==> flow/design.v <==
`timescale 1ns / 1ps
 module PWM(
    input clk,
	 input rst,
	 input  wire   [2:0] ctr,
	 output reg 	pwm_left_out,				 
	 output reg    pwm_right_out,           
	 output reg [3:0] ctr_dir_out       
    );
	 reg  [19:0]  countleft; 
	 reg  [19:0]  countright; 
	 reg [19:0]left;
	 reg [19:0]right;
	 always@(posedge clk)
	 if(rst)
		begin
		left<=20'h0;
		right<=20'h0;
		ctr_dir_out<=4'b0000;
		end
	 else
	 casex(ctr)
		3'b000:                   
			begin
			left<=20'h24a;
			right<=20'h24a;
			ctr_dir_out<=4'b0101;
			end
		3'b110:                      
			begin
			left<=20'h24a;
			right<=20'h75;
			ctr_dir_out<=4'b0101;
			end
		3'b111:                      
			begin
			left<=20'h24a;
			right<=20'h111;
			ctr_dir_out<=4'b0101; 
			end
		3'b101:                      
			begin
			left<=20'h75;
			right<=20'h24a;
			ctr_dir_out<=4'b0101;
			end
		3'b100:                      
			begin
			left<=20'h111;
			right<=20'h24a;
			ctr_dir_out<=4'b0101;
			end
		3'b011:                      
			begin
			left<=20'h298;
			right<=20'h298;
			ctr_dir_out<=4'b1010;
			end
		3'b010:                      
			begin
			left<=20'h298;
			right<=20'h298;
			ctr_dir_out<=4'b0101;
			end
		3'b001:                      
			begin
			left<=20'h187;
			right<=20'h187;
			ctr_dir_out<=4'b0000;
			end
		endcase
	always@(posedge clk)
		if(rst)
			begin
			countleft=20'b0;
			pwm_left_out=0;
			end
		else
		begin
			countleft=countleft+1;
			if(countleft<=left)
				begin
				pwm_left_out=1;
				end
			else begin
			pwm_left_out=0;
			end
			if(countleft>=20'h30d)
			begin
			countleft=0;
			end
		end
	always@(posedge clk)
		if(rst)
			begin
			countright=20'b0;
			pwm_right_out=0;
			end
		else
		begin
			countright=countright+1;
			if(countright<=right)
				begin
				pwm_right_out=1;
				end
			else begin
			pwm_right_out=0;
			end
			if(countright>=20'h30d)
			begin
			countright=0;
			end
		end
endmodule
`timescale 1ns / 1ps
module HongWai(
	 input clk,
	 input rst,
    output reg [2:0]ctr,
	 input wire [1:0]hwsignal,
	 output reg [1:0]leds_hw
    );
	 always@(posedge clk)                  
    begin
	 if(rst)
		leds_hw<=2'b00;
	 else
	 leds_hw<=hwsignal;
	 end
	 always@(posedge clk)
		if(rst)
			ctr<=3'b000;
		else
		casex(hwsignal)
		2'b00:
			begin
			ctr<=3'b000;
			end
		2'b10:
			begin
			ctr<=3'b101;       
			end
		2'b01:
			begin
			ctr<=3'b110;
			end
		2'b11:
			begin
			ctr<=3'b000;
			end
		endcase
endmodule
`timescale 1ns / 1ps
module ChaoShengBo(
	 input clk,
	 input rst,
	 output reg [2:0]ctr,
	 output reg En_o,
	 output reg En_negedge_o,
	 output reg Trig,
	 input wire Echo,
	 input wire [1:0]hwsignal,
	output reg En_tag
    );
	 reg [23:0]count;           
	 reg [23:0]timecount;       
	 reg [23:0]keep_obstacle_time;
	 reg [23:0]keep_no_obstacle_time;     
	 reg En;                     
	 reg [31:0]turnleft_count;      
	 reg [1:0]temp;
	 reg [1:0]Echo_temp;
	 reg En_negedge;
	 reg tag;
	 reg [31:0]tag_count;      
	 reg [31:0]count_total; 
	 reg count_tag;
	 always@(posedge clk)
	 if(rst)
	 begin
	 count=24'b0;
	 Trig=1'b0;
	 end
	 else
	 begin
	 count=count+1;
	 if(count>=24'h1312d)       
		begin
		Trig=1'b1;
		end
	if(count==24'h13136)           
		begin
		Trig=1'b0;
		count=24'b0;
		end
	 end
	 always@(posedge clk)
	 if(rst)
		begin
		timecount=24'b0;
		keep_obstacle_time<=24'b0;
		En=0;
		keep_no_obstacle_time=24'b0;
		turnleft_count=32'b0;
		temp<=2'b0;
		Echo_temp<=2'b0;
		En_negedge=0;
		ctr<=3'b000;
		En_tag=0;
		tag=0;
		tag_count=0;
		count_total=0;
		count_tag=0;
		En_o<=0;
		En_negedge_o<=0;
		end
	 else
	 begin
	 keep_obstacle_time<=timecount;
	 if(Echo)
		begin
		timecount=timecount+1;
		end
	  Echo_temp[0]<=Echo;
	  Echo_temp[1]<=Echo_temp[0]; 
	  if((Echo_temp==2'b10)&&(keep_obstacle_time>=24'h1e84))
	  begin
	  timecount=24'b0;
	  En=0;
	  end
	  if((keep_obstacle_time<=24'h6b7)&&(keep_obstacle_time>=24'h4e)&&(Echo_temp==2'b10))
		begin
		timecount=24'b0;
		En=1;
		ctr<=3'b111;
		end
	 temp[0]<=En;
	 temp[1]<=temp[0];
	 if(temp==2'b10)
	 begin
	 En_negedge=1;
	 tag=1;
	 count_tag=1;
	 end
	 if(count_tag==1)
	 begin
	 count_total=count_total+1;
	 end
	 if(En_negedge&(turnleft_count<=32'h1443fd)&(turnleft_count>32'h8583b))
	 begin
	 turnleft_count=turnleft_count+1;
	  ctr<=3'b100;
	 end
	 if(En_negedge&(turnleft_count<=32'h8583b))
	 begin
	 turnleft_count=turnleft_count+1;
	  ctr<=3'b000;
	 end
	  if(En_negedge&(turnleft_count<=32'h1a39de)&(turnleft_count>32'h1443fd))
	 begin
	 turnleft_count=turnleft_count+1;
	  ctr<=3'b111;
	 end
	 if(turnleft_count>=32'h1a39de)
	 begin
	 En_negedge=0;
	 turnleft_count=32'b0;
	 end
	 if(tag==1&((hwsignal==2'b10)|(hwsignal==2'b00)))
	 begin
	 En_tag=1;
	 tag_count=tag_count+1;
	 ctr<=3'b110;
	 end
	 if(tag_count>=32'h5f5e1)
	 begin
	 En_tag=0;
	 tag_count=0;
	 tag=0;
	 count_total=0;
	 count_tag=0;
	 end
	 if(count_total>=32'h5f5e10)
	 begin
	 En_tag=0;
	 tag_count=0;
	 tag=0;
	 count_total=0;
	 count_tag=0;
	 end
	 En_o<=En;
	 En_negedge_o<=En_negedge;
	 end
endmodule
`timescale 1ns / 1ps
module Bluetooth(
    input clk,
	 input rst,
	 input Rx,
	 output Tx,
	 output reg [7:0] seg_data,
	 output [7:0] seg_slect,
	 output reg bl_En,
	 output reg [2:0] bl_ctr
    );
	 reg EnRead;
	 reg [19:0]fp;
	 reg [16:0]seg_fp;
	 reg seg_fp_clk;
	 reg [7:0]data;
	 reg [7:0]seg_data_r;
	 reg bl_En_r;
	 reg [2:0]bl_ctr_r;
	 assign seg_slect=8'hfe;
	 assign Tx=1'b0;
	 always@(posedge clk)
	 if(rst)
	 begin
	 EnRead=0;
	 fp=20'h0;
	 data=8'hfe;
	 seg_fp=17'h0;
	 seg_fp_clk=0;
	 seg_data_r=8'h0;
	 bl_En_r=0;
	 bl_ctr_r=3'b001;
	 seg_data<=8'h0;
	 bl_En<=0;
	 bl_ctr<=3'b001;
	 end
	 else
	 begin
		if(Rx==0)
			begin
				EnRead=1;
			end
		if(EnRead)
			begin
				fp=fp+1;
			end
		case(fp)
		20'h7a:
			begin
				data[0]=Rx;
			end
		20'hcb:
			begin
				data[1]=Rx;
			end
		20'h11d:
			begin
				data[2]=Rx;
			end
		20'h16e:
			begin
				data[3]=Rx;
			end
		20'h1c0:
			begin
				data[4]=Rx;
			end
		20'h211:
			begin
				data[5]=Rx;
			end	
		20'h262:
			begin
				data[6]=Rx;
			end
		20'h2b4:
			begin
				data[7]=Rx;
			end
		20'h305:               
			begin
				EnRead=0;
				fp=20'h0;
			end
		endcase
	 seg_fp=seg_fp+1;
	 if(seg_fp==17'h1fff)
		begin
		seg_fp_clk=0;
		end
		if(seg_fp==17'h3d09)
		begin
		if(seg_fp_clk==0)
		case(data)
	  8'h0:
		begin
		seg_data_r=8'b11000000;
		bl_ctr_r=3'b010;                  
		end
	  8'h1:
		begin
		seg_data_r=8'b11111001;
		bl_ctr_r=3'b111;                  
		end
	  8'h2:
		begin
		seg_data_r=8'b10100100;
		bl_ctr_r=3'b011;                  
		end
	  8'h3:
		begin
		seg_data_r=8'b10110000;
		bl_ctr_r=3'b100;                  
		end
	  8'h4:
		begin
		seg_data_r=8'b10011001;
		bl_ctr_r=3'b001;                 
		end
	  8'h5:
		begin
		seg_data_r=8'b10010010;
		bl_En_r=1;                       
		end
	  8'h6:
		begin
		seg_data_r=8'b10000010;
		bl_En_r=0;                        
		end
	  8'h7:
		begin
		seg_data_r=8'b00000111;
		end
	  8'h8:
		begin
		seg_data_r=8'b01111111;
		end
	  8'h9:
		begin
		seg_data_r=8'b01101111;
		end
	 8'hff:
		begin
		seg_data_r=8'b01110110;
		end
	 8'hfe:
		begin
		seg_data_r=8'b10001100;
		end
	  endcase
		seg_fp_clk=1;
		end
	 seg_data<=seg_data_r;
	 bl_En<=bl_En_r;
	 bl_ctr<=bl_ctr_r;
	 end
endmodule
`timescale 1ns / 1ps
module Top(
	input  clk,
	input  rst,
	output pwm_left_out,
	output pwm_right_out,
	output [3:0] ctr_dir_out,
	output [2:0] led,
	input  [1:0]hwsignal,
	output [1:0]leds_hw,
	output wire [2:0] led_pwm_ctr,
	output Trig,
	input Echo,
	output En_tag,
	output csb_En_negedge,
	input Rx,
	output Tx,
	output [7:0] data,
	output [7:0] seg_slect
    );
	wire [2:0]hw_ctr;
	wire [2:0]ctr;
	wire [2:0]bl_ctr;
	wire csb_En;                    
	wire bl_En;
	wire [2:0]csb_ctr;
	wire [2:0]middctr;
	PWM pwm(.clk(clk),
				.rst(rst),
				.ctr(ctr),
				.pwm_left_out(pwm_left_out),
				.pwm_right_out(pwm_right_out),
				.ctr_dir_out(ctr_dir_out));
	HongWai hw(.clk(clk),
					.rst(rst),
					.ctr(hw_ctr),
					.hwsignal(hwsignal),
					.leds_hw(leds_hw));
	ChaoShengBo csb(.clk(clk),
					.rst(rst),
					.ctr(csb_ctr),
					.En_o(csb_En),
					.En_negedge_o(csb_En_negedge),
					.Trig(Trig),
					.Echo(Echo),
					.hwsignal(hwsignal),
					.En_tag(En_tag)
					);
	Bluetooth bt(.clk(clk),
					.rst(rst),
					.Rx(Rx),
					.Tx(Tx),
					.seg_data(data),
					.seg_slect(seg_slect),
					.bl_ctr(bl_ctr),
					.bl_En(bl_En));
		assign middctr=(csb_En|csb_En_negedge)?csb_ctr:hw_ctr;
		assign ctr=bl_En?bl_ctr:middctr;
		assign led_pwm_ctr=csb_ctr;
		assign led=ctr;
endmodule
Ticket comment

### Tool chain data of Top

Each step is given for the RTL above and for the edited RTL.
Lines under "original" count in the file above, lines under "edited" in the edited file.
"difference": "edited" minus "original" as printed here. "relative change": 100 x difference / "original".
Operators carry their Yosys type and port widths (W data, S select, Z words).
Cell names lack the library's common part.
Not given: -

* top: Top
* clock input: clk
* standard-cell library: sky130hd
* timing corner: tt_025C_1v80

### Edit of the RTL

Unified diff, file above to edited file.
The edited RTL no longer does the same as the RTL above: the edit was made by script, with no optimisation intended.

```diff
@@ -457,5 +457,5 @@
 	output pwm_right_out,
 	output [3:0] ctr_dir_out,
-	output [2:0] led,
+	output [2:0] led_out,
 	input  [1:0]hwsignal,
 	output [1:0]leds_hw,
@@ -470,4 +470,8 @@
 	output [7:0] seg_slect
     );
+	wire [2:0] led;
+	reg [2:0] led_r;
+	always @(posedge clk) led_r <= led;
+	assign led_out = led_r;
 	wire [2:0]hw_ctr;
 	wire [2:0]ctr;
```

### After elaboration

Counts by Yosys on the flattened word-level netlist (proc, flatten, opt, wreduce; memories kept). Print and check cells are left out.
Memory sizes are those after Yosys's memory passes, which may raise the word count (mostly to a power of two), join words into wider ones and drop unused or constant bits.

Bit counts
* word width x clocked read ports: original 24, edited 24, difference 0, relative change 0.00%
* memories: original 1, edited 1, difference 0, relative change 0.00%
* output and inout port bits: original 34, edited 34, difference 0, relative change 0.00%
* ROM bits: original 192, edited 192, difference 0, relative change 0.00%
* input port bits: original 6, edited 6, difference 0, relative change 0.00%
* register bits after elaboration: original 327, edited 330, difference +3, relative change +0.92%

Cells by class
* reductions and logical operators: original 23, edited 23, difference 0, relative change 0.00%
* order comparisons: original 16, edited 16, difference 0, relative change 0.00%
* equality and inequality tests: original 28, edited 28, difference 0, relative change 0.00%
* add/sub/neg operators: original 11, edited 11, difference 0, relative change 0.00%
* muxes and demuxes: original 56, edited 56, difference 0, relative change 0.00%
* bitwise operators: original 9, edited 9, difference 0, relative change 0.00%

Memories
* words x width with read and write ports: original 8x24 r1 w0, edited 8x24 r1 w0

Unchanged operator kinds not shown: 52.

### Logic depth

Yosys ltp: most cells in a row. Word level: on the elaborated netlist, between registers, memories and ports. Mapped: between sequential cells and ports; inverters and the memories' decode and read muxes count.

Logic depth
* depth after elaboration: original 18, edited 18, difference 0, relative change 0.00%
* ABC_AREA: original 0, edited 0
* mapped depth: original 30, edited 30, difference 0, relative change 0.00%
* mapped depth without buffers: original 26, edited 26, difference 0, relative change 0.00%

### Netlist

Yosys stat after the flow's synthesis: flattened, memories mapped to cells. It holds for the ABC_AREA given above (unset counts as 0); a run with the other value may have another netlist.

Synthesis totals
* cell area after synthesis (mm²): original 0.0162744, edited 0.0163932, difference +0.0001188, relative change +0.73%
* mapped flip-flops: original 304, edited 307, difference +3, relative change +0.99%
* buffers: original 89, edited 84, difference -5, relative change -5.62%
* standard cells after synthesis: original 2009, edited 2017, difference +8, relative change +0.40%

Cells by type
* nor2_1: original 280, edited 291, difference +11, relative change +3.93%
* a21oi_1: original 85, edited 74, difference -11, relative change -12.94%
* clkbuf_1: original 66, edited 55, difference -11, relative change -16.67%
* o21ai_0: original 66, edited 55, difference -11, relative change -16.67%
* inv_1: original 65, edited 76, difference +11, relative change +16.92%
* nor2b_1: original 56, edited 67, difference +11, relative change +19.64%
* nor3_1: original 85, edited 75, difference -10, relative change -11.76%
* o22ai_1: original 7, edited 17, difference +10, relative change +142.86%
* a21oi_2: original 0, edited 10, difference +10
* nor4_1: original 35, edited 26, difference -9, relative change -25.71%
* and2_1: original 26, edited 17, difference -9, relative change -34.62%
* nand2b_1: original 13, edited 21, difference +8, relative change +61.54%
* o211ai_1: original 11, edited 3, difference -8, relative change -72.73%
* or3_1: original 15, edited 22, difference +7, relative change +46.67%
* mux2i_1: original 25, edited 19, difference -6, relative change -24.00%
* a31oi_1: original 28, edited 33, difference +5, relative change +17.86%
* xor2_1: original 98, edited 102, difference +4, relative change +4.08%
* o31ai_1: original 9, edited 13, difference +4, relative change +44.44%

Unchanged cell types not shown: 10.
The list need not be complete.
The figures by module come from a second, unflattened synthesis with its own total; it is not the netlist above.

Unflattened totals
* cells (unflattened synthesis): original 2116, edited 2119, difference +3, relative change +0.14%
* area (unflattened synthesis) (mm²): original 0.0173692, edited 0.0174292, difference +0.0000600, relative change +0.35%

Each row is one instance without its submodules.

By module, original
* ChaoShengBo: area 0.0105939 mm², seq. area 0.0035834 mm², cells 1324, times used 1
* Bluetooth: area 0.003402 mm², seq. area 0.0011811 mm², cells 411, times used 1
* PWM: area 0.003123 mm², seq. area 0.0012212 mm², cells 354, times used 1
* HongWai: area 0.0001677 mm², seq. area 0.0001001 mm², cells 14, times used 1
* Top: area 0.0000826 mm², seq. area 0 mm², cells 13, times used 1

By module, edited
* ChaoShengBo: area 0.0105939 mm², seq. area 0.0035834 mm², cells 1324, times used 1
* Bluetooth: area 0.003402 mm², seq. area 0.0011811 mm², cells 411, times used 1
* PWM: area 0.003123 mm², seq. area 0.0012212 mm², cells 354, times used 1
* HongWai: area 0.0001677 mm², seq. area 0.0001001 mm², cells 14, times used 1
* Top: area 0.0001426 mm², seq. area 0.0000601 mm², cells 16, times used 1

### Timing after synthesis

Source: OpenSTA report_checks on the synthesized netlist (no wires, ideal clock, input and output delay 20% of the period each), path of least setup slack; recovery checks are left aside. Register names are those of the netlist, which keeps one name where synthesis merged equal registers.

Path post-synthesis
* path kind: original flip-flop to flip-flop, edited input port to flip-flop
* start point: original register csb.turnleft_count[0], edited input port Rx
* end point: original register csb.turnleft_count[20], edited register bt.seg_data[1]
* data arrival time (ps): original 7297, edited 6570, difference -727, relative change -9.96%
* external input delay (ps): edited 2000
* delay of the path (ps): original 7432, edited 4656, difference -2776, relative change -37.35%
* stages on the path: original 29, edited 23, difference -6, relative change -20.69%
* period (ps): original 10000, edited 10000, difference 0, relative change 0.00%
* setup slack (ps): original 2568, edited 3344, difference +776
* synthesis period reached (ps): original 7432, edited 6656, difference -776, relative change -10.44%

"delay of the path" is the arrival time less input delay plus setup time.
"stages on the path": output pins that drive a net of the path, with the launching flip-flop's if there is one; two outputs of one cell count as two.
"synthesis period reached" = period - worst setup slack (recovery checks aside). The figure is calculated, with input and output delays left at 20% of the set period.
The rows between start and end are the longest chain of elaborated cells between them; the timing report does not say that the signal goes this way. Where chains are equally long, one stands for them.
Each line given opens the expression or statement behind the cell; cells for indexed reads and writes are added by Yosys, which also makes memories of some case tables.
At most two assigning lines are given for a register; there are more.

Between the ends, post-synthesis, original:
* cell sequence: dfxtp_1 -> inv_1 -> ha_1 -> or4bb_1 -> or4_4 -> a211oi_2 -> nor3_2 -> buf_2 -> xnor2_1 -> ha_1 -> clkbuf_1 -> nand3_1 -> nor3_1 -> a21oi_1 -> nor4b_1 -> a41oi_4 -> a2111oi_1 -> xnor2_1 -> nand3_1 -> or4_1 -> o41a_1 -> and2_1 -> buf_6 -> nor4b_2 -> xor2_1 -> nand4_1 -> a311oi_4 -> buf_6 -> nor3_1
* cells in the longest elaborated chain: 16

Ends and longest elaborated chain, post-synthesis, original
* start, declared: line 170 `reg [31:0]turnleft_count;`
* start, assigned: line 251 `turnleft_count=turnleft_count+1;`
* start, assigned: line 256 `turnleft_count=turnleft_count+1;`
* $le A32 B21 Y1: line 249 `if(En_negedge&(turnleft_count<=32'h1443fd)&(turnleft_count>32'h8583b))`
* $and A1 B1 Y1 x2: line 249
* $mux W32: line 249
* $mux W32: line 198 `if(rst)`
* $le A32 B20 Y1: line 254 `if(En_negedge&(turnleft_count<=32'h8583b))`
* $and A1 B1 Y1: line 254
* $mux W32: line 254
* $mux W32: line 198
* $le A32 B21 Y1: line 259 `if(En_negedge&(turnleft_count<=32'h1a39de)&(turnleft_count>32'h1443fd))`
* $and A1 B1 Y1 x2: line 259
* $mux W32: line 259
* $mux W32: line 198
* $ge A32 B21 Y1: line 264 `if(turnleft_count>=32'h1a39de)`
* $reduce_or A2 Y1
* end, assigned: line 256
* end, assigned: line 261 `turnleft_count=turnleft_count+1;`
* end, declared: line 170

Between the ends, post-synthesis, edited:
* cell sequence: clkbuf_1 -> nand2b_1 -> clkbuf_1 -> nand4_1 -> nor4_1 -> nand4_1 -> nor2_1 -> nand4_1 -> xor2_1 -> nand3_1 -> or4_1 -> or3_1 -> or3_1 -> nor2_1 -> mux2i_1 -> clkbuf_1 -> nor2_1 -> nand3_1 -> nand2_1 -> and2_1 -> buf_1 -> nor2_1 -> a211oi_1
* cells in the longest elaborated chain: 10

Ends and longest elaborated chain, post-synthesis, edited
* start, declared: line 467 `input Rx,`
* $mux W1: line 333 `if(Rx==0)`
* $mux W1: line 317 `if(rst)`
* $mux W20: line 337 `if(EnRead)`
* $mux W20: line 317
* $eq A20 B7 Y1: line 341 `case(fp)`
* $mux W1: line 341
* $mux W1: line 317
* $eq A8 B3 Y1: line 388 `case(data)`
* $reduce_bool A12 Y1
* $reduce_and A3 Y1
* end, assigned: line 327 `seg_data<=8'h0;`
* end, assigned: line 447 `seg_data<=seg_data_r;`
* end, declared: line 301 `output reg [7:0] seg_data,`

### Path in the finished layout

From the final timing report of each run of set A: the path of least setup slack in the routed layout; clock arrival at registers is part of the times.
The report prints the path's times to 10 ps; the period is as set.

Path post-layout
* path kind: original flip-flop to flip-flop, edited flip-flop to flip-flop
* start point: original register csb.turnleft_count[0], edited register csb.turnleft_count[0]
* end point: original register csb.turnleft_count[2], edited register csb.turnleft_count[7]
* period (ps): original 8990, edited 8990, difference 0, relative change 0.00%
* stages on the path: original 30, edited 26, difference -4, relative change -13.33%
* data arrival time (ps): original 8390, edited 8600, difference +210, relative change +2.50%
* setup slack (ps): original 1050, edited 860, difference -190

The rows between start and end are the longest chain of elaborated cells between them; the timing report does not say that the signal goes this way. Where chains are equally long, one stands for them.
At most two assigning lines are given for a register; there are more.

Between the ends, post-layout, original:
* cell sequence: dfxtp_1 -> inv_1 -> ha_1 -> or4bb_1 -> or4_4 -> a211oi_1 -> a211o_1 -> nor2_1 -> buf_4 -> o21ai_0 -> ha_1 -> nand3_1 -> nor3_1 -> a21oi_1 -> nor4b_1 -> a41oi_4 -> buf_4 -> a21oi_1 -> xnor2_1 -> nor4_1 -> nand3_1 -> or4_1 -> nand3_1 -> nor2_1 -> buf_4 -> o211a_1 -> o31ai_1 -> a311oi_4 -> buf_4 -> nor3_1
* cells in the longest elaborated chain: 16

Ends and longest elaborated chain, post-layout, original
* start, declared: line 170 `reg [31:0]turnleft_count;`
* start, assigned: line 251 `turnleft_count=turnleft_count+1;`
* start, assigned: line 256 `turnleft_count=turnleft_count+1;`
* $le A32 B21 Y1: line 249 `if(En_negedge&(turnleft_count<=32'h1443fd)&(turnleft_count>32'h8583b))`
* $and A1 B1 Y1 x2: line 249
* $mux W32: line 249
* $mux W32: line 198 `if(rst)`
* $le A32 B20 Y1: line 254 `if(En_negedge&(turnleft_count<=32'h8583b))`
* $and A1 B1 Y1: line 254
* $mux W32: line 254
* $mux W32: line 198
* $le A32 B21 Y1: line 259 `if(En_negedge&(turnleft_count<=32'h1a39de)&(turnleft_count>32'h1443fd))`
* $and A1 B1 Y1 x2: line 259
* $mux W32: line 259
* $mux W32: line 198
* $ge A32 B21 Y1: line 264 `if(turnleft_count>=32'h1a39de)`
* $reduce_or A2 Y1
* end, assigned: line 256
* end, assigned: line 261 `turnleft_count=turnleft_count+1;`
* end, declared: line 170

Between the ends, post-layout, edited:
* cell sequence: dfxtp_1 -> ha_1 -> or2_2 -> a211oi_1 -> o31a_1 -> o21a_1 -> nor2_1 -> xnor2_1 -> inv_1 -> ha_1 -> inv_1 -> a221oi_1 -> nand3_1 -> or4_4 -> a31oi_1 -> xnor2_1 -> nand2_1 -> or4_1 -> o21ai_1 -> o2111ai_1 -> buf_4 -> a2111oi_0 -> o32ai_1 -> a32o_1 -> buf_4 -> a211oi_2
* cells in the longest elaborated chain: 16

Ends and longest elaborated chain, post-layout, edited
* start, declared: line 170 `reg [31:0]turnleft_count;`
* start, assigned: line 251 `turnleft_count=turnleft_count+1;`
* start, assigned: line 256 `turnleft_count=turnleft_count+1;`
* $le A32 B21 Y1: line 249 `if(En_negedge&(turnleft_count<=32'h1443fd)&(turnleft_count>32'h8583b))`
* $and A1 B1 Y1 x2: line 249
* $mux W32: line 249
* $mux W32: line 198 `if(rst)`
* $le A32 B20 Y1: line 254 `if(En_negedge&(turnleft_count<=32'h8583b))`
* $and A1 B1 Y1: line 254
* $mux W32: line 254
* $mux W32: line 198
* $le A32 B21 Y1: line 259 `if(En_negedge&(turnleft_count<=32'h1a39de)&(turnleft_count>32'h1443fd))`
* $and A1 B1 Y1 x2: line 259
* $mux W32: line 259
* $mux W32: line 198
* $ge A32 B21 Y1: line 264 `if(turnleft_count>=32'h1a39de)`
* $reduce_or A2 Y1
* end, assigned: line 256
* end, assigned: line 261 `turnleft_count=turnleft_count+1;`
* end, declared: line 170

### Measured runs

Runs of the flow (Yosys, OpenROAD) on both versions; the two runs of a pair have the same settings. The constraints put input and output delay at 20% of the set period each and load the outputs with 0.01 pF.

Settings, set A:
* CORE_UTILIZATION: 40
* PLACE_DENSITY: 0.6
* period_ns: 8.99
* CAP_MARGIN: 20
* CORE_MARGIN: 2
* SLEW_MARGIN: 20

Results, set A
* power (mW): original 2.973, edited 2.936, difference -0.037, relative change -1.24%
* worst setup slack after layout (ps): original 1051, edited 855, difference -196
* overall die area (mm²): original 0.0423145, edited 0.0426175, difference +0.0003030, relative change +0.72%
* std-cell area (final layout) (mm²): original 0.0184252, edited 0.0184715, difference +0.0000463, relative change +0.25%
* total negative slack on setup checks (ps): original 0, edited 0, difference 0
* netlist area reported by Yosys (mm²): original 0.0162744, edited 0.0163932, difference +0.0001188, relative change +0.73%

Settings, set B:
* ABC_AREA: 1
* CAP_MARGIN: 15
* CORE_UTILIZATION: 57
* CTS_CLUSTER_DIAMETER: 280
* GPL_ROUTABILITY_DRIVEN: 1
* PLACE_DENSITY_LB_ADDON: 0.19
* period_ns: 5.86
* CORE_MARGIN: 2
* SLEW_MARGIN: 20

Results, set B
* power (mW): original 4.474, edited 4.507, difference +0.033, relative change +0.74%
* worst setup slack after layout (ps): original 514, edited 493, difference -21
* overall die area (mm²): original 0.0306653, edited 0.0308512, difference +0.0001859, relative change +0.61%
* std-cell area (final layout) (mm²): original 0.0189332, edited 0.0191033, difference +0.0001701, relative change +0.90%
* total negative slack on setup checks (ps): original 0, edited 0, difference 0
* netlist area reported by Yosys (mm²): original 0.0166898, edited 0.0167936, difference +0.0001038, relative change +0.62%

"power" rests on the timing tool's default activity at the inputs, not on a simulated workload.
